==> flow/design.v <==
module CLBP
#(
    parameter INT_WIDTH     = 9,
    parameter FRAC_WIDTH    = 16
)
(
    input                                       clk,
    input                                       rst,
    input                                       enable,
    output reg  [11:0]                          gray_addr,
    output reg                                  gray_OE,
    input       [7:0]                           gray_data,
    output reg  [11:0]                          lbp_addr,
    output reg                                  lbp_WEN,
    output reg  [7:0]                           lbp_data,
    output reg  [(INT_WIDTH+FRAC_WIDTH)-1:0]    theta,  
    output reg                                  theta_valid,
    input       [(INT_WIDTH+FRAC_WIDTH)-1:0]    cos_data,
    input                                       cos_valid,
    input       [(INT_WIDTH+FRAC_WIDTH)-1:0]    sin_data,
    input                                       sin_valid,
    output reg                                  finish
    );  
    parameter state_bit = 4;
    reg [state_bit-1:0] cur_state;
    reg [state_bit-1:0] next_state;
    localparam [state_bit-1:0] UNENABLE = 4'd0;
    localparam [state_bit-1:0] READY = 4'd1;
    localparam [state_bit-1:0] WAIT_AND_READ = 4'd2;
    localparam [state_bit-1:0] BILINEAR_INTERPOLATION = 4'd3;
    localparam [state_bit-1:0] WRITE = 4'd4;
    localparam [state_bit-1:0] FINISH = 4'd5;
    reg [11:0] addr;
    reg [7:0] center_value;
    reg [3:0] counter;
    reg [2:0] k;
    reg signed [(INT_WIDTH+FRAC_WIDTH)-1:0] rx;
    reg signed [(INT_WIDTH+FRAC_WIDTH)-1:0] ry;
    reg signed [(INT_WIDTH+FRAC_WIDTH)-1:0] x_1;
    reg signed [(INT_WIDTH+FRAC_WIDTH)-1:0] x_2;
    reg signed [(INT_WIDTH+FRAC_WIDTH)-1:0] y_1;
    reg signed [(INT_WIDTH+FRAC_WIDTH)-1:0] y_2;
    reg signed [(INT_WIDTH+FRAC_WIDTH)-1:0] tx;
    reg signed [(INT_WIDTH+FRAC_WIDTH)-1:0] ty;
    reg signed [((INT_WIDTH+FRAC_WIDTH)*2)-1:0] w;  
    reg signed [((INT_WIDTH+FRAC_WIDTH)*2+8)-1:0] neighbor;  
    parameter [(INT_WIDTH+FRAC_WIDTH)-1:0] PI = 25'd205887;
    parameter signed [(INT_WIDTH+FRAC_WIDTH)-1:0] ONE = 25'd65536;
    parameter signed [(INT_WIDTH+FRAC_WIDTH)-1:0] ZERO = 25'd0;
	always @(posedge clk or posedge rst) begin
        if (rst) begin
            cur_state <= UNENABLE;
            addr <= 12'd0;
            gray_addr <= 12'd0;
            gray_OE <= 1'd0;
            lbp_addr <= 12'd0;
            lbp_WEN <= 1'd0;
            lbp_data <= 8'd0;
			theta_valid<= 1'd0;
            finish <= 1'd0;
        end
        else begin
            cur_state <= next_state;
            case (cur_state)
                UNENABLE: begin
                    addr <= 12'd0;
                    gray_addr <= 12'd0;
                    gray_OE <= 1'd0;
                    lbp_addr <= 12'd0;
                    lbp_WEN <= 1'd0;
                    lbp_data <= 8'd0;
                    theta_valid<= 1'd0;
                    finish <= 1'd0;
                end
                READY: begin
                    center_value <= 8'd0;  
                    gray_addr <= addr;
                    gray_OE <= 1'd1;
                    theta <= 25'd0;
                    theta_valid <= 1'd0;
                    lbp_addr <= 12'd0;
                    lbp_WEN <= 1'd0;
                    lbp_data <= 8'd0;
                    counter <= 4'd0;
                    k <= 3'd0;
                end
                WAIT_AND_READ: begin
                    if (counter == 4'd1) begin 
                        counter <= 4'd0;  
						center_value <= gray_data;
                    end
                    else
                        counter <= 4'd1;  
                end
                BILINEAR_INTERPOLATION: begin
                    if (counter == 4'd11)
                        counter <= 4'd0;
                    else
                        counter <= counter + 4'd1;
                    case (counter)
                        4'd0: begin
                            theta_valid <= 1'd1;
                            theta <= ((PI << 1) * k) >>> 3;
                            neighbor <= 58'd0;
                        end
                        4'd2: begin
                            if (cos_data == 25'd65535) 
                                rx <= ONE;
                            else if (cos_data == -25'd65535) 
                                rx <= -ONE;
                            else 
                                rx <= cos_data;
                            if (sin_data == 25'd65535) 
                                ry <= ONE;
                            else if (sin_data == -25'd65535)
                                ry <= -ONE;
                            else 
                                ry <= sin_data;
                        end
                        4'd3: begin
                            rx <= rx * 3'd3;  
                            ry <= -(ry * 3'd3);  
                        end
                        4'd4: begin
                            x_1 <= {rx[24:16], 16'd0};
                            x_2 <= (rx[15:0]) ? {rx[24:16] + 9'd1, 16'd0} : rx;
                            y_1 <= {ry[24:16], 16'd0};
                            y_2 <= (ry[15:0]) ? {ry[24:16] + 9'd1, 16'd0} : ry;
                        end
                        4'd5: begin
                            if (x_1[24] == 1'd0 && y_1[24] == 1'd0) begin
                                gray_addr <= addr + {y_1[21:16], x_1[21:16]};
                            end
                            else if (x_1[24] == 1'd1 && y_1[24] == 1'd0) begin
                                gray_addr <= addr + {y_1[21:16], 6'd0} - {4'd0, (~x_1[23:16]+8'd1)};
                            end
                            else if (x_1[24] == 1'd0 && y_1[24] == 1'd1) begin
                                gray_addr <= addr - {(~y_1[23:16]+8'd1) << 6} + {6'd0, x_1[21:16]};
                            end
                            else begin
                                gray_addr <= addr - {(~y_1[23:16]+8'd1) << 6} - {4'd0, (~x_1[23:16]+8'd1)};
                            end
                            tx <= rx - x_1;
                            ty <= ry - y_1;
                        end
                        4'd6: begin
                            if (x_1[24] == 1'd0 && y_2[24] == 1'd0) begin
                                gray_addr <= addr + {y_2[21:16], x_1[21:16]};
                            end
                            else if (x_1[24] == 1'd1 && y_2[24] == 1'd0) begin
                                gray_addr <= addr + {y_2[21:16], 6'd0} - {4'd0, (~x_1[23:16]+8'd1)};
                            end
                            else if (x_1[24] == 1'd0 && y_2[24] == 1'd1) begin
                                gray_addr <= addr - {(~y_2[23:16]+8'd1) << 6} + {6'd0, x_1[21:16]};
                            end
                            else begin
                                gray_addr <= addr - {(~y_2[23:16]+8'd1) << 6} - {4'd0, (~x_1[23:16]+8'd1)};
                            end
                            w <= {25'd0, (ONE - tx)} * {25'd0, (ONE - ty)};
                        end
                        4'd7: begin
                            if (x_2[24] == 1'd0 && y_1[24] == 1'd0) begin
                                gray_addr <= addr + {y_1[21:16], x_2[21:16]};
                            end
                            else if (x_2[24] == 1'd1 && y_1[24] == 1'd0) begin
                                gray_addr <= addr + {y_1[21:16], 6'd0} - {4'd0, (~x_2[23:16]+8'd1)};
                            end
                            else if (x_2[24] == 1'd0 && y_1[24] == 1'd1) begin
                                gray_addr <= addr - {(~y_1[23:16]+8'd1) << 6} + {6'd0, x_2[21:16]};
                            end
                            else begin
                                gray_addr <= addr - {(~y_1[23:16]+8'd1) << 6} - {4'd0, (~x_2[23:16]+8'd1)};
                            end
                            neighbor <= neighbor + gray_data * w[40:16];
                            w <= {25'd0, tx} * {25'd0, (ONE - ty)};
                        end
                        4'd8: begin
                            if (x_2[24] == 1'd0 && y_2[24] == 1'd0) begin
                                gray_addr <= addr + {y_2[21:16], x_2[21:16]};
                            end
                            else if (x_2[24] == 1'd1 && y_2[24] == 1'd0) begin
                                gray_addr <= addr + {y_2[21:16], 6'd0} - {4'd0, (~x_2[23:16]+8'd1)};
                            end
                            else if (x_2[24] == 1'd0 && y_2[24] == 1'd1) begin
                                gray_addr <= addr - {(~y_2[23:16]+8'd1) << 6} + {6'd0, x_2[21:16]};
                            end
                            else begin
                                gray_addr <= addr - {(~y_2[23:16]+8'd1) << 6} - {4'd0, (~x_2[23:16]+8'd1)};
                            end
                            neighbor <= neighbor + gray_data * w[40:16];
                            w <= {25'd0, (ONE - tx)} * {25'd0, ty};
                        end
                        4'd9: begin
                            neighbor <= neighbor + gray_data * w[40:16];
                            w <= {25'd0, tx} * {25'd0, ty};
                        end
                        4'd10: begin
                            neighbor <= neighbor + gray_data * w[40:16]; 
                        end
                        4'd11: begin
                            if (neighbor[15]) begin
                                if ((neighbor[23:16]+8'd1) >= center_value)
                                    lbp_data[k] <= 1'd1;
                            end
                            else begin
                                if (neighbor[23:16] >= center_value)
                                    lbp_data[k] <= 1'd1;
                            end
                            if (k < 3'd7) begin
                                k <= k + 3'd1;
                            end
						end
						default: begin
						end
                    endcase
                end
                WRITE: begin
                    if (k == 3'd0) begin
                        lbp_WEN <= 1'd1;
                        lbp_data <= 8'd0;
                        lbp_addr <= addr;
                    end
                    else begin
                        lbp_WEN <= 1'd1;
                        lbp_addr <= addr;
                    end
                    addr <= addr + 12'd1;
                end
                FINISH: begin
                    finish <= 1'd1;
                end
            endcase
        end
    end
    always @(*) begin
        case (cur_state)
            UNENABLE: begin
                if (enable) 
                    next_state = READY;
                else
                    next_state = UNENABLE;
            end
            READY: begin
                if (addr[11:6] == 6'd0  || addr[11:6] == 6'd1  || addr[11:6] == 6'd2 ||
                        addr[5:0] == 6'd0   || addr[5:0] == 6'd1   || addr[5:0] == 6'd2  || 
                        addr[5:0] == 6'd61  || addr[5:0] == 6'd62  || addr[5:0] == 6'd63 || 
                        addr[11:6] == 6'd61 || addr[11:6] == 6'd62 || addr[11:6] == 6'd63) begin
                    next_state = WRITE;
                end
                else begin
                    next_state = WAIT_AND_READ;
                end
            end
            WAIT_AND_READ: begin
                if (counter == 4'd1)
                    next_state = BILINEAR_INTERPOLATION;
                else
                    next_state = WAIT_AND_READ;
            end
            BILINEAR_INTERPOLATION: begin
                if (k == 3'd7 && counter == 4'd11)
                    next_state = WRITE;
                else
                    next_state = BILINEAR_INTERPOLATION;
            end
            WRITE: begin
                if (addr == 12'd4095) begin
                    next_state = FINISH;
                end 
                else begin
                    next_state = READY;
                end
            end
            FINISH: begin
                next_state = UNENABLE;
            end
            default: begin
                next_state = UNENABLE;
            end
        endcase
    end
endmodule
module HCU(
    input               clk,
    input               rst,
    input               mode,
    input               enable,
    input   [3:0]       gridX,
    input   [3:0]       gridY,
    output  reg         lbp_ren,
    output  reg [11:0]  lbp_addr,
    input       [7:0]   lbp_rdata,
    output  reg         hist_wen_train,
    output  reg [7:0]   hist_wdata_train,
    output  reg [20:0]  hist_addr_train, 
    output  reg         hist_ren_train,
    input   [7:0]       hist_rdata_train,
    output  reg         hist_wen_predict,
    output  reg [7:0]   hist_wdata_predict,
    output  reg [13:0]  hist_addr_predict,
    output  reg         hist_ren_predict,
    input   [7:0]       hist_rdata_predict,
    output  reg         done
    );
	parameter state_bit = 4;
    reg [state_bit-1:0] cur_state;
    reg [state_bit-1:0] next_state;
    localparam [state_bit-1:0] UNENABLE = 4'd0;
    localparam [state_bit-1:0] INITIAL_HIST = 4'd1;
    localparam [state_bit-1:0] INITIAL_HIST_ADDR = 4'd2;
    localparam [state_bit-1:0] INITIAL_HIST_END = 4'd3;
    localparam [state_bit-1:0] SEND_LBP_ADDR = 4'd4;
    localparam [state_bit-1:0] WAIT_LBP_DATA = 4'd5;
    localparam [state_bit-1:0] SEND_HIST_ADDR = 4'd6;
    localparam [state_bit-1:0] WAIT_HIST_DATA = 4'd7;
    localparam [state_bit-1:0] WRITE_HIST_DATA = 4'd8;
    localparam [state_bit-1:0] NEXT_ADDR = 4'd9;
    reg [11:0] lbp_addr_counter; 
    reg [20:0] hist_addr_counter; 
    always @(posedge clk or posedge rst) begin
        if (rst) begin
            cur_state <= UNENABLE;
            lbp_ren <= 1'd0;
            lbp_addr <= 12'd0;
            hist_wen_train <= 1'd0;
            hist_wdata_train <= 8'd0;
            hist_addr_train <= 21'd0;
            hist_ren_train <= 1'd0;
            hist_wen_predict <= 1'd0;
            hist_wdata_predict <= 8'd0;
            hist_addr_predict <= 14'd0;
            hist_ren_predict <= 1'd0;
            lbp_addr_counter <= 12'd0;
            hist_addr_counter <= 21'd0;
			done <= 1'd0;
        end
        else begin
            cur_state <= next_state;
            case (cur_state)
                UNENABLE: begin
                    lbp_ren <= 1'd0;
                    lbp_addr <= 12'd0;
                    done <= 1'd0;
                    if (mode) begin
                        hist_addr_counter <= 21'd0;
                        hist_addr_predict <= hist_addr_counter;
                    end
                    else begin
                        hist_addr_train <= hist_addr_counter;
                    end
                end
                INITIAL_HIST: begin
                    if (mode) begin
                        hist_wen_predict <= 1'd1;
                        hist_wdata_predict <= 8'd0;
                    end
                    else begin
                        hist_wen_train <= 1'd1;
                        hist_wdata_train <= 8'd0;
                    end
                end
                INITIAL_HIST_ADDR: begin
                    if (mode) begin
                        hist_addr_predict <= hist_addr_predict + 14'd1;
                    end
                    else begin
                        hist_addr_train <= hist_addr_train + 21'd1;
                    end
                end
                INITIAL_HIST_END: begin
                    if (mode) begin
                        hist_wen_predict <= 1'd0;
                    end
                    else begin
                        hist_wen_train <= 1'd0;
                    end
                end
                SEND_LBP_ADDR: begin
                    lbp_ren <= 1'd1;
                end
                SEND_HIST_ADDR: begin
                    lbp_ren <= 1'd0;
                    if (mode) begin
                        hist_addr_predict <= hist_addr_counter[13:0] + {6'd0, lbp_rdata}; 
                    end
                    else begin
                        hist_addr_train <= hist_addr_counter + {13'd0, lbp_rdata}; 
                    end
                end
                WAIT_HIST_DATA: begin
                    if (mode) begin
                        hist_ren_predict <= 1'd1;
                    end
                    else begin
                        hist_ren_train <= 1'd1;
                    end
                end
                WRITE_HIST_DATA: begin
                    if (mode) begin
                        hist_ren_predict <= 1'd0;
                        hist_wen_predict <= 1'd1;
                        hist_wdata_predict <= hist_rdata_predict + 8'd1;
                    end
                    else begin
                        hist_ren_train <= 1'd0;
                        hist_wen_train <= 1'd1;
                        hist_wdata_train <= hist_rdata_train + 8'd1;
                    end
                end
                NEXT_ADDR: begin
                    if (mode) begin
                        hist_wen_predict <= 1'd0; 
                    end
                    else begin
                        hist_wen_train <= 1'd0; 
                    end
                    if (lbp_addr == 12'd4095) begin 
                        lbp_addr <= lbp_addr + 12'd1;
                        lbp_addr_counter <= lbp_addr + 12'd1;
                        hist_addr_counter <= hist_addr_counter + 21'd256; 
                        done <= 1'd1;
                    end
                    else if (lbp_addr[8:0] == 9'd511) begin 
                        lbp_addr <= lbp_addr + 12'd1;
                        lbp_addr_counter <= lbp_addr + 12'd1;
                        hist_addr_counter <= hist_addr_counter + 21'd256; 
                    end
                    else if (lbp_addr[8:0] == lbp_addr_counter[8:0] + 9'd455) begin 
                        lbp_addr <= lbp_addr_counter + 12'd8;
                        lbp_addr_counter <= lbp_addr_counter + 12'd8;
                        hist_addr_counter <= hist_addr_counter + 21'd256; 
                    end
                    else if (lbp_addr[2:0] == lbp_addr_counter[2:0] + 3'd7) begin 
                        lbp_addr <= lbp_addr + 12'd57;
                    end
                    else begin 
                        lbp_addr <= lbp_addr + 12'd1;
                    end
                end
                default: ;
            endcase
        end
    end
    always @(*) begin
        case (cur_state)
            UNENABLE: begin
                if (enable) 
                    next_state = INITIAL_HIST;
                else
                    next_state = UNENABLE;
            end
            INITIAL_HIST: begin
                if (mode) begin
                    if (hist_addr_predict == 14'd16383) begin
                        next_state = INITIAL_HIST_END;
                    end
                    else begin
                        next_state = INITIAL_HIST_ADDR;
                    end
                end
                else begin
                    if (hist_addr_train == hist_addr_counter + 21'd16383) begin
                        next_state = INITIAL_HIST_END;
                    end
                    else begin
                        next_state = INITIAL_HIST_ADDR;
                    end
                end
            end
            INITIAL_HIST_ADDR: begin
                next_state = INITIAL_HIST;
            end
            INITIAL_HIST_END: begin
                next_state = SEND_LBP_ADDR;
            end
            SEND_LBP_ADDR: begin
                next_state = SEND_HIST_ADDR;
            end
            SEND_HIST_ADDR: begin
                next_state = WAIT_HIST_DATA;
            end
            WAIT_HIST_DATA: begin
                next_state = WRITE_HIST_DATA;
            end
            WRITE_HIST_DATA: begin
                next_state = NEXT_ADDR;
            end
            NEXT_ADDR: begin
                if (lbp_addr == 12'd4095) begin 
                    next_state = UNENABLE;
                end
                else begin
                    next_state = SEND_LBP_ADDR;
                end
            end
            default: begin
                next_state = UNENABLE;
            end
        endcase
    end
endmodule
module DCU(
    input               clk,
    input               rst,
    input               enable,
    input   [20:0]      hist_addr_offset,
    output  reg [20:0]  hist_addr_train,
    output  reg         hist_ren_train,
    input   [7:0]       hist_rdata_train, 
    output  reg [13:0]  hist_addr_predict,
    output  reg         hist_ren_predict,
    input   [7:0]       hist_rdata_predict, 
    output  reg [17:0]  distance, 
    output  reg         valid
);
    parameter state_bit = 3;
    reg [state_bit-1:0] cur_state;
    reg [state_bit-1:0] next_state;
    localparam [state_bit-1:0] UNENABLE = 3'd0;
    localparam [state_bit-1:0] INITIAL_HIST_ADDR = 3'd1;
    localparam [state_bit-1:0] WAIT_HIST_DATA = 3'd2;
    localparam [state_bit-1:0] CAL_DISTANCE = 3'd3;
    localparam [state_bit-1:0] FINISH = 3'd4;
    always @(posedge clk or posedge rst) begin
        if (rst) begin
            cur_state <= UNENABLE;
            hist_addr_train <= 21'd0;
            hist_ren_train <= 1'd0;
            hist_addr_predict <= 14'd0;
            hist_ren_predict <= 1'd0;
            distance <= 18'd0;
            valid <= 1'd0;
        end
        else begin
            cur_state <= next_state;
            case (cur_state)
                UNENABLE: begin
                    hist_addr_train <= 21'd0; 
                    hist_ren_train <= 1'd0;
                    hist_addr_predict <= 14'd0;
                    hist_ren_predict <= 1'd0;
                    distance <= 18'd0;
                    valid <= 1'd0;
                end
                INITIAL_HIST_ADDR: begin 
                    hist_addr_train <= hist_addr_offset;
                end
                WAIT_HIST_DATA: begin
                    hist_ren_train <= 1'd1;
                    hist_ren_predict <= 1'd1;
                end
                CAL_DISTANCE: begin
                    hist_addr_train <= hist_addr_train + 21'd1;
                    hist_ren_train <= 1'd0;
                    hist_addr_predict <= hist_addr_predict + 14'd1;
                    hist_ren_predict <= 1'd0;
                    distance <= distance + ((hist_rdata_predict - hist_rdata_train) * (hist_rdata_predict - hist_rdata_train));
                end
                FINISH: begin
                    valid <= 1'd1;
                end
                default: ;
            endcase
        end
    end
    always @(*) begin
        case (cur_state)
            UNENABLE: begin
                if (enable) begin
                    next_state = INITIAL_HIST_ADDR;
                end
                else begin
                    next_state = UNENABLE;
                end
            end
            INITIAL_HIST_ADDR: begin
                next_state = WAIT_HIST_DATA;
            end
            WAIT_HIST_DATA: begin 
                next_state = CAL_DISTANCE;
            end
            CAL_DISTANCE: begin
                if (hist_addr_predict == 14'd16383) begin
                    next_state = FINISH;
                end
                else begin
                    next_state = WAIT_HIST_DATA;
                end
            end
            FINISH: begin
                next_state = UNENABLE;
            end
            default: begin
                next_state = UNENABLE;
            end
        endcase
    end
endmodule   
module Comparator(
    input                   clk,
    input                   rst,
    input                   enable,
    input   [7:0]           histcount,
    input                   dcu_valid,
    input   [17:0]          distance,
    input   [4:0]           id,
    output  reg             id_ren,
    output  reg [7:0]       id_counter, 
    output  reg             dcu_enable,
    output  reg [4:0]       label,
    output  reg [17:0]      minDistance,
    output  reg [20:0]      hist_addr_offset,
    output  reg             done
);
    parameter state_bit = 3;
    reg [state_bit-1:0] cur_state;
    reg [state_bit-1:0] next_state;
    localparam [state_bit-1:0] UNENABLE = 3'd0;
    localparam [state_bit-1:0] DCU_ENABLE = 3'd1;
    localparam [state_bit-1:0] DCU_PROC = 3'd2;
    always @(posedge clk or posedge rst) begin
        if (rst) begin
            cur_state <= UNENABLE;
            id_ren <= 1'd0;
            id_counter <= 8'd0;
            label <= 5'd0;
            minDistance <= 18'd0;
            hist_addr_offset <= 21'd0;
            done <= 1'd0;
        end
        else begin
            cur_state <= next_state;
            case (cur_state)
                UNENABLE: begin
                    id_ren <= 1'd0;
                    id_counter <= 8'd0;
                    minDistance <= 18'd262143; 
                    hist_addr_offset <= 21'd0;
                    done <= 1'd0;
                end
                DCU_ENABLE: begin
                    hist_addr_offset <= {id_counter[6:0], 14'd0}; 
                    id_ren <= 1'd1;
                end
                DCU_PROC: begin
                    if (dcu_valid) begin
                        if (distance < minDistance) begin
                            minDistance <= distance; 
                            label <= id;
                        end
                        if (id_counter + 8'd1 == histcount) begin
                            done <= 1'd1;
                        end
                        id_ren <= 1'd0;
                        id_counter <= id_counter + 8'd1;
                    end
                end
                default: ;
            endcase
        end
    end
    always @(*) begin
        case (cur_state)
            UNENABLE: begin
                if (enable) begin
                    next_state = DCU_ENABLE;
                end
                else begin
                    next_state = UNENABLE;
                end
            end
            DCU_ENABLE: begin
                next_state = DCU_PROC;
            end
            DCU_PROC: begin
                if (dcu_valid) begin
                    if (id_counter + 8'd1 == histcount) begin
                        next_state = UNENABLE;
                    end
                    else begin
                        next_state = DCU_ENABLE;
                    end
                end
                else begin
                    next_state = DCU_PROC;
                end
            end
            default: next_state = UNENABLE;
        endcase
    end
    always @(*) begin
        case (cur_state)
            DCU_ENABLE: dcu_enable = 1'd1;
            default: dcu_enable = 1'd0;
        endcase
    end
endmodule
module Controller(
    input               clk,
    input               rst,
    input               mode,
    input               enable,
    input               valid,
    input   [4:0]       id,
    output  reg [7:0]   id_addr,
    output  reg [4:0]   id_wdata,
    output  reg         id_wen,
	output	reg			lbp_enable,
	input   			lbp_finish,
	output  reg			ram_clbp,
    input   [3:0]       gridX_i,     
    input   [3:0]       gridY_i,        
    output  reg         hcu_enable,
    output  reg [3:0]   gridX_o,
    output  reg [3:0]   gridY_o,  
    input               hcu_finish,      
    input               comparator_finish,
    output  reg         comparator_enable,
    output  reg         ram_comp
);
    parameter state_bit = 3;
    reg [state_bit-1:0] cur_state;
    reg [state_bit-1:0] next_state;
    localparam [state_bit-1:0] UNENABLE = 3'd0;
    localparam [state_bit-1:0] CLBP_ENABLE = 3'd1;
    localparam [state_bit-1:0] CLBP_PROC = 3'd2;
    localparam [state_bit-1:0] HCU_TRAIN_ENABLE = 3'd3;
    localparam [state_bit-1:0] HCU_TRAIN_PROC = 3'd4;
    localparam [state_bit-1:0] WAIT_ID_VALID = 3'd5;
    localparam [state_bit-1:0] COMPARATOR_ENABLE = 3'd6;
    localparam [state_bit-1:0] COMPARATOR_PROC = 3'd7;
    always @(posedge clk or posedge rst) begin
        if (rst) begin
            cur_state <= UNENABLE;
            gridX_o <= 4'd0; 
            gridY_o <= 4'd0; 
            id_addr <= 8'd0;
            id_wdata <= 5'd0;
            id_wen <= 1'd0;
        end
        else begin
            cur_state <= next_state;
            case (cur_state)
                UNENABLE: begin
                    gridX_o <= 4'd8; 
                    gridY_o <= 4'd8; 
                    id_wdata <= id; 
                end
                CLBP_ENABLE: begin
                    if (mode == 1'd0) begin
                        id_wen <= 1'd1;
                    end
                end
                CLBP_PROC: begin
                    if (mode == 1'd0) begin
                        id_wen <= 1'd0;
                    end
                end
                HCU_TRAIN_ENABLE: begin
                    if (mode == 1'd0) begin
                        id_addr <= id_addr + 8'd1;
                    end
                end
                HCU_TRAIN_PROC: begin
                end
                WAIT_ID_VALID: begin
                    id_wdata <= id; 
                end
                COMPARATOR_ENABLE: begin
                end
                COMPARATOR_PROC: begin
                end
                default: ;
            endcase
        end
    end
    always @(*) begin
        case (cur_state)
            UNENABLE: begin
                if (enable) begin
                    next_state = CLBP_ENABLE;
                end
                else begin
                    next_state = UNENABLE;
                end
            end
            CLBP_ENABLE: begin
				next_state = CLBP_PROC;
            end
            CLBP_PROC: begin
                if (lbp_finish) begin
                    next_state = HCU_TRAIN_ENABLE;
                end
                else begin
                    next_state = CLBP_PROC;
                end
            end
            HCU_TRAIN_ENABLE: begin
                next_state = HCU_TRAIN_PROC;
            end
            HCU_TRAIN_PROC: begin
                if (hcu_finish) begin
                    next_state = WAIT_ID_VALID;
                end
                else begin
                    next_state = HCU_TRAIN_PROC;
                end
            end
            WAIT_ID_VALID: begin
                if (mode) begin
                    next_state = COMPARATOR_ENABLE;
                end
                else begin
                    next_state = CLBP_ENABLE;
                end
            end
            COMPARATOR_ENABLE: begin
                next_state = COMPARATOR_PROC;
            end
            COMPARATOR_PROC: begin
                if (comparator_finish) begin
                    next_state = CLBP_ENABLE;
                end
                else begin
                    next_state = COMPARATOR_PROC;
                end
            end
            default: next_state = UNENABLE;
        endcase
    end
    always @(*) begin
        case (cur_state)
            CLBP_ENABLE: begin
                lbp_enable = 1'd1;
            end
            default: begin
                lbp_enable = 1'd0;
            end
        endcase
    end
    always @(*) begin
        case (cur_state)
            HCU_TRAIN_ENABLE, HCU_TRAIN_PROC: ram_clbp = 1'd1;
            default: ram_clbp = 1'd0;
        endcase
    end
    always @(*) begin
        case (cur_state)
            HCU_TRAIN_ENABLE: hcu_enable = 1'd1;
            default: hcu_enable = 1'd0;
        endcase
    end
    always @(*) begin
        case (cur_state)
            COMPARATOR_ENABLE: comparator_enable = 1'd1;
            default: comparator_enable = 1'd0;
        endcase
    end
    always @(*) begin
        case (cur_state)
            COMPARATOR_ENABLE, COMPARATOR_PROC: ram_comp = 1'd1;
            default: ram_comp = 1'd0;
        endcase
    end
endmodule
module top(
    input           clk,
    input           rst,
    input           enable,
    input           mode,
    input           valid, 
    input   [4:0]   id,
    input   [3:0]   gridX,
    input   [3:0]   gridY,
	output 	[11:0]	gray_addr,
	output			gray_ren,
	input	[7:0]	gray_rdata,
    output  [11:0]  lbp_addr,
    output          lbp_wen,
	output			lbp_ren,
    input   [7:0]   lbp_rdata,
	output	[7:0] 	lbp_wdata,
	output	[24:0]	theta,
	output			theta_valid,
	input	[24:0]	cos_data,
	input			cos_valid,
	input	[24:0]	sin_data,
	input			sin_valid,
	output			lbp_finish,
    output  [7:0]   id_addr,
    output  [4:0]   id_wdata,
    output          id_wen,
    output          id_ren,
    input   [4:0]   id_rdata,
    output  [20:0]  hist_addr_train,
    output  [7:0]   hist_wdata_train,
    output          hist_wen_train,
    output          hist_ren_train,
    input   [7:0]   hist_rdata_train,
    output  [13:0]  hist_addr_predict,
    output  [7:0]   hist_wdata_predict,
    output          hist_wen_predict,
    output          hist_ren_predict,
    input   [7:0]   hist_rdata_predict,  
    output          hcu_finish,
    output          done,
    output  [4:0]   label,
    output  [17:0]  minDistance
);
    wire clbp_enable;
    wire [11:0] clbp_lbp_addr;
    wire clbp_lbp_wen;
    wire [7:0] clbp_lbp_wdata;
    wire hcu_enable;
    wire hcu_lbp_ren;
    wire [11:0] hcu_lbp_addr;
    wire [20:0] hcu_hist_addr_train;
    wire hcu_hist_ren_train;
    wire [13:0] hcu_hist_addr_predict;
    wire hcu_hist_ren_predict;
    wire [3:0] gridX_o;
    wire [3:0] gridY_o;
    wire dcu_enable;
    wire [20:0] dcu_hist_addr_train;
    wire dcu_hist_ren_train;
    wire [13:0] dcu_hist_addr_predict;
    wire dcu_hist_ren_predict;
    wire comparator_finish;
    wire comparator_enable;
    wire ram_comp;
    wire ram_clbp;
    wire [7:0] controller_id_addr;
    wire [7:0] comparator_id_addr;
    wire [20:0] hist_addr_offset;
    wire [17:0] distance;
    wire dcu_valid;
    CLBP M1(.clk(clk), .rst(rst), .enable(clbp_enable), 
            .gray_addr(gray_addr), .gray_OE(gray_ren), .gray_data(gray_rdata),
            .lbp_addr(clbp_lbp_addr), .lbp_WEN(clbp_lbp_wen), .lbp_data(clbp_lbp_wdata), 
            .theta(theta), .theta_valid(theta_valid),
            .cos_data(cos_data), .cos_valid(cos_valid), .sin_data(sin_data), .sin_valid(sin_valid),
            .finish(lbp_finish));
    HCU M2(.clk(clk), .rst(rst), .mode(mode), .enable(hcu_enable), .gridX(gridX_o), .gridY(gridY_o), 
           .lbp_ren(hcu_lbp_ren), .lbp_addr(hcu_lbp_addr), .lbp_rdata(lbp_rdata), 
           .hist_wen_train(hist_wen_train), .hist_wdata_train(hist_wdata_train), .hist_addr_train(hcu_hist_addr_train), .hist_ren_train(hcu_hist_ren_train), .hist_rdata_train(hist_rdata_train),
           .hist_wen_predict(hist_wen_predict), .hist_wdata_predict(hist_wdata_predict), .hist_addr_predict(hcu_hist_addr_predict), .hist_ren_predict(hcu_hist_ren_predict), .hist_rdata_predict(hist_rdata_predict),
           .done(hcu_finish));
    Controller M3(.clk(clk), .rst(rst), .mode(mode), .enable(enable), .valid(valid),
                  .id(id), .id_addr(controller_id_addr), .id_wdata(id_wdata), .id_wen(id_wen),
                  .lbp_enable(clbp_enable), .lbp_finish(lbp_finish), .ram_clbp(ram_clbp),
                  .gridX_i(gridX), .gridY_i(gridY), .hcu_enable(hcu_enable), .gridX_o(gridX_o), .gridY_o(gridY_o), .hcu_finish(hcu_finish),      
                  .comparator_finish(done), .comparator_enable(comparator_enable), .ram_comp(ram_comp));
    DCU M4(.clk(clk), .rst(rst), .enable(dcu_enable), .hist_addr_offset(hist_addr_offset),
           .hist_addr_train(dcu_hist_addr_train), .hist_ren_train(dcu_hist_ren_train), .hist_rdata_train(hist_rdata_train),
           .hist_addr_predict(dcu_hist_addr_predict), .hist_ren_predict(dcu_hist_ren_predict), .hist_rdata_predict(hist_rdata_predict), 
           .distance(distance), .valid(dcu_valid));
    Comparator M5(.clk(clk), .rst(rst), .enable(comparator_enable),
                  .histcount(controller_id_addr), .dcu_valid(dcu_valid), .distance(distance),
                  .id(id_rdata), .id_ren(id_ren), .id_counter(comparator_id_addr), 
                  .dcu_enable(dcu_enable), .label(label), .minDistance(minDistance), .hist_addr_offset(hist_addr_offset), .done(done));
    assign lbp_addr = (ram_clbp) ? hcu_lbp_addr : clbp_lbp_addr;
    assign lbp_wen = (ram_clbp) ? 1'd0 : clbp_lbp_wen;
    assign lbp_wdata = (ram_clbp) ? 8'd0 : clbp_lbp_wdata;
    assign lbp_ren = (ram_clbp) ? hcu_lbp_ren : 1'd0;
    assign hist_addr_train = (ram_comp) ? dcu_hist_addr_train : hcu_hist_addr_train;
    assign hist_ren_train = (ram_comp) ? dcu_hist_ren_train : hcu_hist_ren_train;
    assign hist_addr_predict = (ram_comp) ? dcu_hist_addr_predict : hcu_hist_addr_predict;
    assign hist_ren_predict = (ram_comp) ? dcu_hist_ren_predict : hcu_hist_ren_predict;
    assign id_addr = (ram_comp) ? comparator_id_addr : controller_id_addr;
endmodule
# Tool chain data of top

Tool output for the design above, in the order of the flow.
Line numbers count from 1 in the design file above.
Operators carry their Yosys type and port widths (W data, S select, Z words).
Not given: --

Design top: top
Clock input: clk
Library: sky130hd
Timing corner: tt_025C_1v80

# Word-level counts

Yosys after proc, flatten, opt, wreduce and memory -nomap, before mapping. Memory bits, and registers merged into a memory's read port (data or address), are not among the register bits. Print and check cells are not counted.

Bits in registers: 565
Cells after elaboration: 473
Output and inout port bits: 157
Input bits: 107

Add/sub/neg operators: 56
Reduce/logical cells: 102
Equal/unequal tests: 92
Bitwise gates (word level): 13
Shifts and indexed selects: 1
Multiplexer cells: 142
Multipliers: 9
Magnitude comparators: 4

Operators by type and width:

| kind                     | number |
| $mul A25 B25 Y41         | 4 |
| $mul A18 B18 Y18         | 1 |
| $mul A8 B25 Y33          | 1 |
| $mux W12                 | 20 |
| $mux W25                 | 7 |
| $mux W21                 | 8 |
| $pmux W41 S4             | 1 |
| $pmux W25 S2             | 3 |
| $pmux W21 S3             | 2 |
| $sub A12 B8 Y12          | 10 |
| $pmux W58 S2             | 1 |
| $mux W8                  | 13 |
| $mul A25 B2 Y25 const B  | 2 |
| $pmux W21 S2             | 2 |
| $add A12 B12 Y12         | 6 |
| $pmux W18 S2             | 2 |
| $pmux W12 S2             | 3 |
| $pmux W8 S2              | 4 |
| $mul A18 B3 Y21 const A  | 1 |
| $add A58 B58 Y58         | 1 |
| $add A8 B1 Y8 const B    | 7 |
| $mux W14                 | 4 |
| $reduce_and A3 Y1        | 18 |
| $sub A18 B25 Y25 const A | 2 |
| $eq A25 B16 Y1 const B   | 2 |
| $sub A25 B25 Y25         | 2 |
| $eq A25 B25 Y1 const B   | 2 |
| $add A12 B6 Y12          | 4 |

Other operator kinds: 83; their cells: 286.

# Longest topological paths

Yosys ltp: most cells in a row. Word level: on the elaborated netlist, between registers, memories and ports. Mapped: between sequential cells and ports; inverters and the memories' decode and read muxes count.

Word-level depth: 14
ABC_AREA: 0
Mapped depth: 37
Mapped depth without buffers: 34

# Mapped cells and area

The flow's flattened synthesis, as Yosys stat reports it; memories are mapped. The netlist is that of the ABC_AREA named above (0 if unset); the other value can give another one.

Cells by type:

| cell                      | number | area in all (um^2) |
| sky130_fd_sc_hd__fa_1     | 2145   | 4.29E+04 |
| sky130_fd_sc_hd__ha_1     | 907    | 1.13E+04 |
| sky130_fd_sc_hd__inv_1    | 2551   | 9.58E+03 |
| sky130_fd_sc_hd__nand2_1  | 2069   | 7.77E+03 |
| sky130_fd_sc_hd__dfrtp_1  | 277    | 6.93E+03 |
| sky130_fd_sc_hd__edfxtp_1 | 210    | 6.31E+03 |
| sky130_fd_sc_hd__and2_1   | 761    | 4.76E+03 |
| sky130_fd_sc_hd__xnor2_1  | 418    | 3.66E+03 |
| sky130_fd_sc_hd__clkbuf_1 | 613    | 2.3E+03 |
| sky130_fd_sc_hd__xor2_1   | 223    | 1.95E+03 |
| sky130_fd_sc_hd__a21oi_1  | 344    | 1.72E+03 |
| sky130_fd_sc_hd__o21ai_0  | 341    | 1.71E+03 |
| sky130_fd_sc_hd__nor2_1   | 434    | 1.63E+03 |
| sky130_fd_sc_hd__a21o_1   | 143    | 1073.53 |
| sky130_fd_sc_hd__mux2_2   | 69     | 776.995 |
| sky130_fd_sc_hd__nand3_1  | 132    | 660.634 |
| sky130_fd_sc_hd__nor3_1   | 89     | 445.427 |
| sky130_fd_sc_hd__and3_1   | 71     | 444.176 |

Not listed: further types 66, cells in them 869.

Area of sequential cells: 13369.1 um^2
Flip-flop cells: 492
Standard cells after synthesis: 12666
Buffer cells: 669
Chip area (Yosys): 112530.4 um^2

By module: a second synthesis without flattening, with its own total; a netlist apart from the flattened one above.

Cell total of the unflattened synthesis: 12691
Area total of the unflattened synthesis: 113545.1 um^2

Rows give one instance, submodules left out.

By module:

| module     | sequential area (um^2) | area (um^2) | cells | times used |
| CLBP       | 7658.6                 | 95683.0     | 10744 | 1 |
| HCU        | 2578.7                 | 7156.9      | 846   | 1 |
| DCU        | 1502.7                 | 6296.0      | 704   | 1 |
| Comparator | 1077.3                 | 2499.9      | 246   | 1 |
| top        | 0.0                    | 958.4       | 74    | 1 |
| Controller | 576.8                  | 950.9       | 77    | 1 |

# Path before layout

Source: OpenSTA report_checks on the synthesized netlist (no wires, ideal clock, input and output delay 20% of the period each), path of least setup slack; recovery checks are left aside. Register names are those of the netlist, which keeps one name where synthesis merged equal registers.

Kind: input-to-reg
Start point: input port rst
End point: register M1.neighbor[0]
Period: 12000 ps
Buffers on the path: 0
Data arrival time: 10054 ps
Library setup time: 413 ps
Stages on the path: 3
Launch time at the first pin: 2400 ps
Setup slack: 1533 ps
Delay of the path: 8067 ps
Required time: 11587 ps
Input delay: 2400 ps
Period reached after synthesis: 10467 ps

"delay of the path" = arrival - input delay + setup time.
"stages on the path": output pins that drive a net of the path, with the launching flip-flop's if there is one; two outputs of one cell count as two.
"period reached after synthesis" = period - worst setup slack (recovery checks aside). The figure is calculated, with input and output delays left at 20% of the set period.
Between the ends stands the longest chain of elaborated cells between them, by number of cells; it is not shown to be the way that was timed. Of several equally long chains one is given.
A line is the first line of the expression or statement that the cell stems from. Yosys adds cells for indexed reads and writes and turns some case tables into memories.
A register here has more assigning lines than the two given.

Path through: sky130_fd_sc_hd__inv_1 -> sky130_fd_sc_hd__nand2_1 -> sky130_fd_sc_hd__a21oi_1
Cells in the longest elaborated chain: 2
Elaborated cells on any way between the ends: 2
Source lines of those cells: 0
Those cells by class: logic: 1; reduce/logical: 1

RTL lines, path after synthesis:

| item              | RTL line | RTL |
| start, declared   | 868      | `input           rst,` |
| $not A1 Y1        | --       |  |
| $reduce_and A3 Y1 | --       |  |
| end, assigned     | 174      | `neighbor <= neighbor + gray_data * w[40:16];` |
| end, assigned     | 190      | `neighbor <= neighbor + gray_data * w[40:16];` |
| end, declared     | 46       | `reg signed [((INT_WIDTH+FRAC_WIDTH)*2+8)-1:0] neighbor;` |

# Timing after layout

Path of least setup slack in the final report of run 1 (OpenROAD, finished layout, wires in). Where an end is a register, its clock arrival counts in the times.
The report prints the path's times to 10 ps; the period is as set.

Kind: reg-to-reg
Start point: register M1.ty[4]
End point: register M1.w[35]
Library setup time: 330 ps
Launch time at the first pin: 670 ps
Buffers on the path: 3
Required time: 10140 ps
Period: 9710 ps
Setup slack: -480 ps
Data arrival time: 10620 ps
Stages on the path: 26

Between the ends stands the longest chain of elaborated cells between them, by number of cells; it is not shown to be the way that was timed. Of several equally long chains one is given.
A register here has more assigning lines than the two given.

Path through: sky130_fd_sc_hd__edfxtp_1 -> sky130_fd_sc_hd__clkbuf_2 -> sky130_fd_sc_hd__clkdlybuf4s15_1 -> sky130_fd_sc_hd__clkbuf_1 -> sky130_fd_sc_hd__nand2_1 -> sky130_fd_sc_hd__fa_1 -> sky130_fd_sc_hd__inv_1 -> sky130_fd_sc_hd__fa_1 -> sky130_fd_sc_hd__fa_1 -> sky130_fd_sc_hd__inv_1 -> sky130_fd_sc_hd__fa_1 -> sky130_fd_sc_hd__fa_1 -> sky130_fd_sc_hd__fa_1 -> sky130_fd_sc_hd__inv_1 -> sky130_fd_sc_hd__fa_1 -> sky130_fd_sc_hd__ha_1 -> sky130_fd_sc_hd__nand4_1 -> sky130_fd_sc_hd__a221oi_1 -> sky130_fd_sc_hd__o211ai_1 -> sky130_fd_sc_hd__nand3_1 -> sky130_fd_sc_hd__a31oi_1 -> sky130_fd_sc_hd__o21ai_0 -> sky130_fd_sc_hd__xnor2_1 -> sky130_fd_sc_hd__nor2_1 -> sky130_fd_sc_hd__a221oi_1 -> sky130_fd_sc_hd__o21ai_1
Cells in the longest elaborated chain: 3
Elaborated cells on any way between the ends: 6
Those cells by class: add/sub: 1; mul: 4; mux: 1

RTL lines, path after layout:

| item             | RTL line | RTL |
| start, declared  | 44       | `reg signed [(INT_WIDTH+FRAC_WIDTH)-1:0] ty;` |
| start, assigned  | 144      | `ty <= ry - y_1;` |
| $sub A18 B25 Y25 | 175      | `w <= {25'd0, tx} * {25'd0, (ONE - ty)};` |
| $mul A25 B25 Y41 | 175      |  |
| $pmux W41 S4     | 100      | `case (counter)` |
| end, assigned    | 159      | `w <= {25'd0, (ONE - tx)} * {25'd0, (ONE - ty)};` |
| end, assigned    | 175      |  |
| end, declared    | 45       | `reg signed [((INT_WIDTH+FRAC_WIDTH)*2)-1:0] w;` |

# Flow runs of top

Module top, platform sky130hd: 4 stored runs of the flow (Yosys, OpenROAD) with differing settings, in no particular order. Input and output delays are each 20% of the period that was set; the output load is 0.01 pF.
"reached clock period" = clock period - worst setup slack. The figure is calculated, with input and output delays left at 20% of the set period.
"critical setup path time": the worst setup path's part of the clock period (all of it between registers, 20% less for each end at a port) less its slack. A launch clock that arrives late makes it longer, a capture clock that arrives late makes it shorter.
"total power of the final layout" is the tool's figure for a default switching activity; nothing was simulated.
"critical setup path time" is given in steps of 10 ps.
A setting shown as n/a is not set for that run.

| setting or result                      | run 1      | run 2      | run 3      | run 4      |
| CAP_MARGIN                             | 0          | 10         | 20         | 20         |
| CELL_PAD_IN_SITES_GLOBAL_PLACEMENT     | 1          | n/a        | 2          | n/a        |
| CORE_MARGIN                            | 5          | 2          | 2          | 2          |
| CORE_UTILIZATION                       | 62         | 27         | 40         | 40         |
| GPL_ROUTABILITY_DRIVEN                 | 0          | n/a        | 0          | n/a        |
| GPL_TIMING_DRIVEN                      | 0          | n/a        | n/a        | n/a        |
| MAX_ROUTING_LAYER                      | met5       | n/a        | met4       | n/a        |
| PLACE_DENSITY                          | 0.68       | n/a        | n/a        | n/a        |
| SETUP_SLACK_MARGIN                     | 0.69       | 0.39       | n/a        | n/a        |
| SLEW_MARGIN                            | 15         | 20         | 40         | 20         |
| period_ns                              | 9.71       | 12.8       | 17.7       | 10.9       |
| CORE_ASPECT_RATIO                      | n/a        | 0.71       | n/a        | n/a        |
| CTS_CLUSTER_DIAMETER                   | n/a        | 274        | 350        | n/a        |
| MIN_ROUTING_LAYER                      | n/a        | met1       | met2       | n/a        |
| PLACE_DENSITY_LB_ADDON                 | n/a        | 0.21       | n/a        | n/a        |
| TNS_END_PERCENT                        | n/a        | n/a        | 50         | n/a        |
| reached clock period (ps)              | 10188      | 11191      | 11950      | 10399      |
| critical setup path time (ps)          | 10190      | 11190      | 11950      | 10400      |
| critical path kind                     | reg-to-reg | reg-to-reg | reg-to-reg | reg-to-reg |
| Yosys chip area after synthesis (um^2) | 112530.4   | 112530.4   | 112530.4   | 112530.4   |
| worst setup slack after layout (ps)    | -478       | 1609       | 5750       | 501        |
| overall die area (um^2)                | 190122.0   | 422035.0   | 285583.0   | 285583.0   |
| summed negative setup slack (ps)       | -4321      | 0          | 0          | 0          |
| utilization                            | 0.693      | 0.299      | 0.439      | 0.436      |
| total power of the final layout (W)    | 0.013186   | 0.009801   | 0.007531   | 0.011255   |
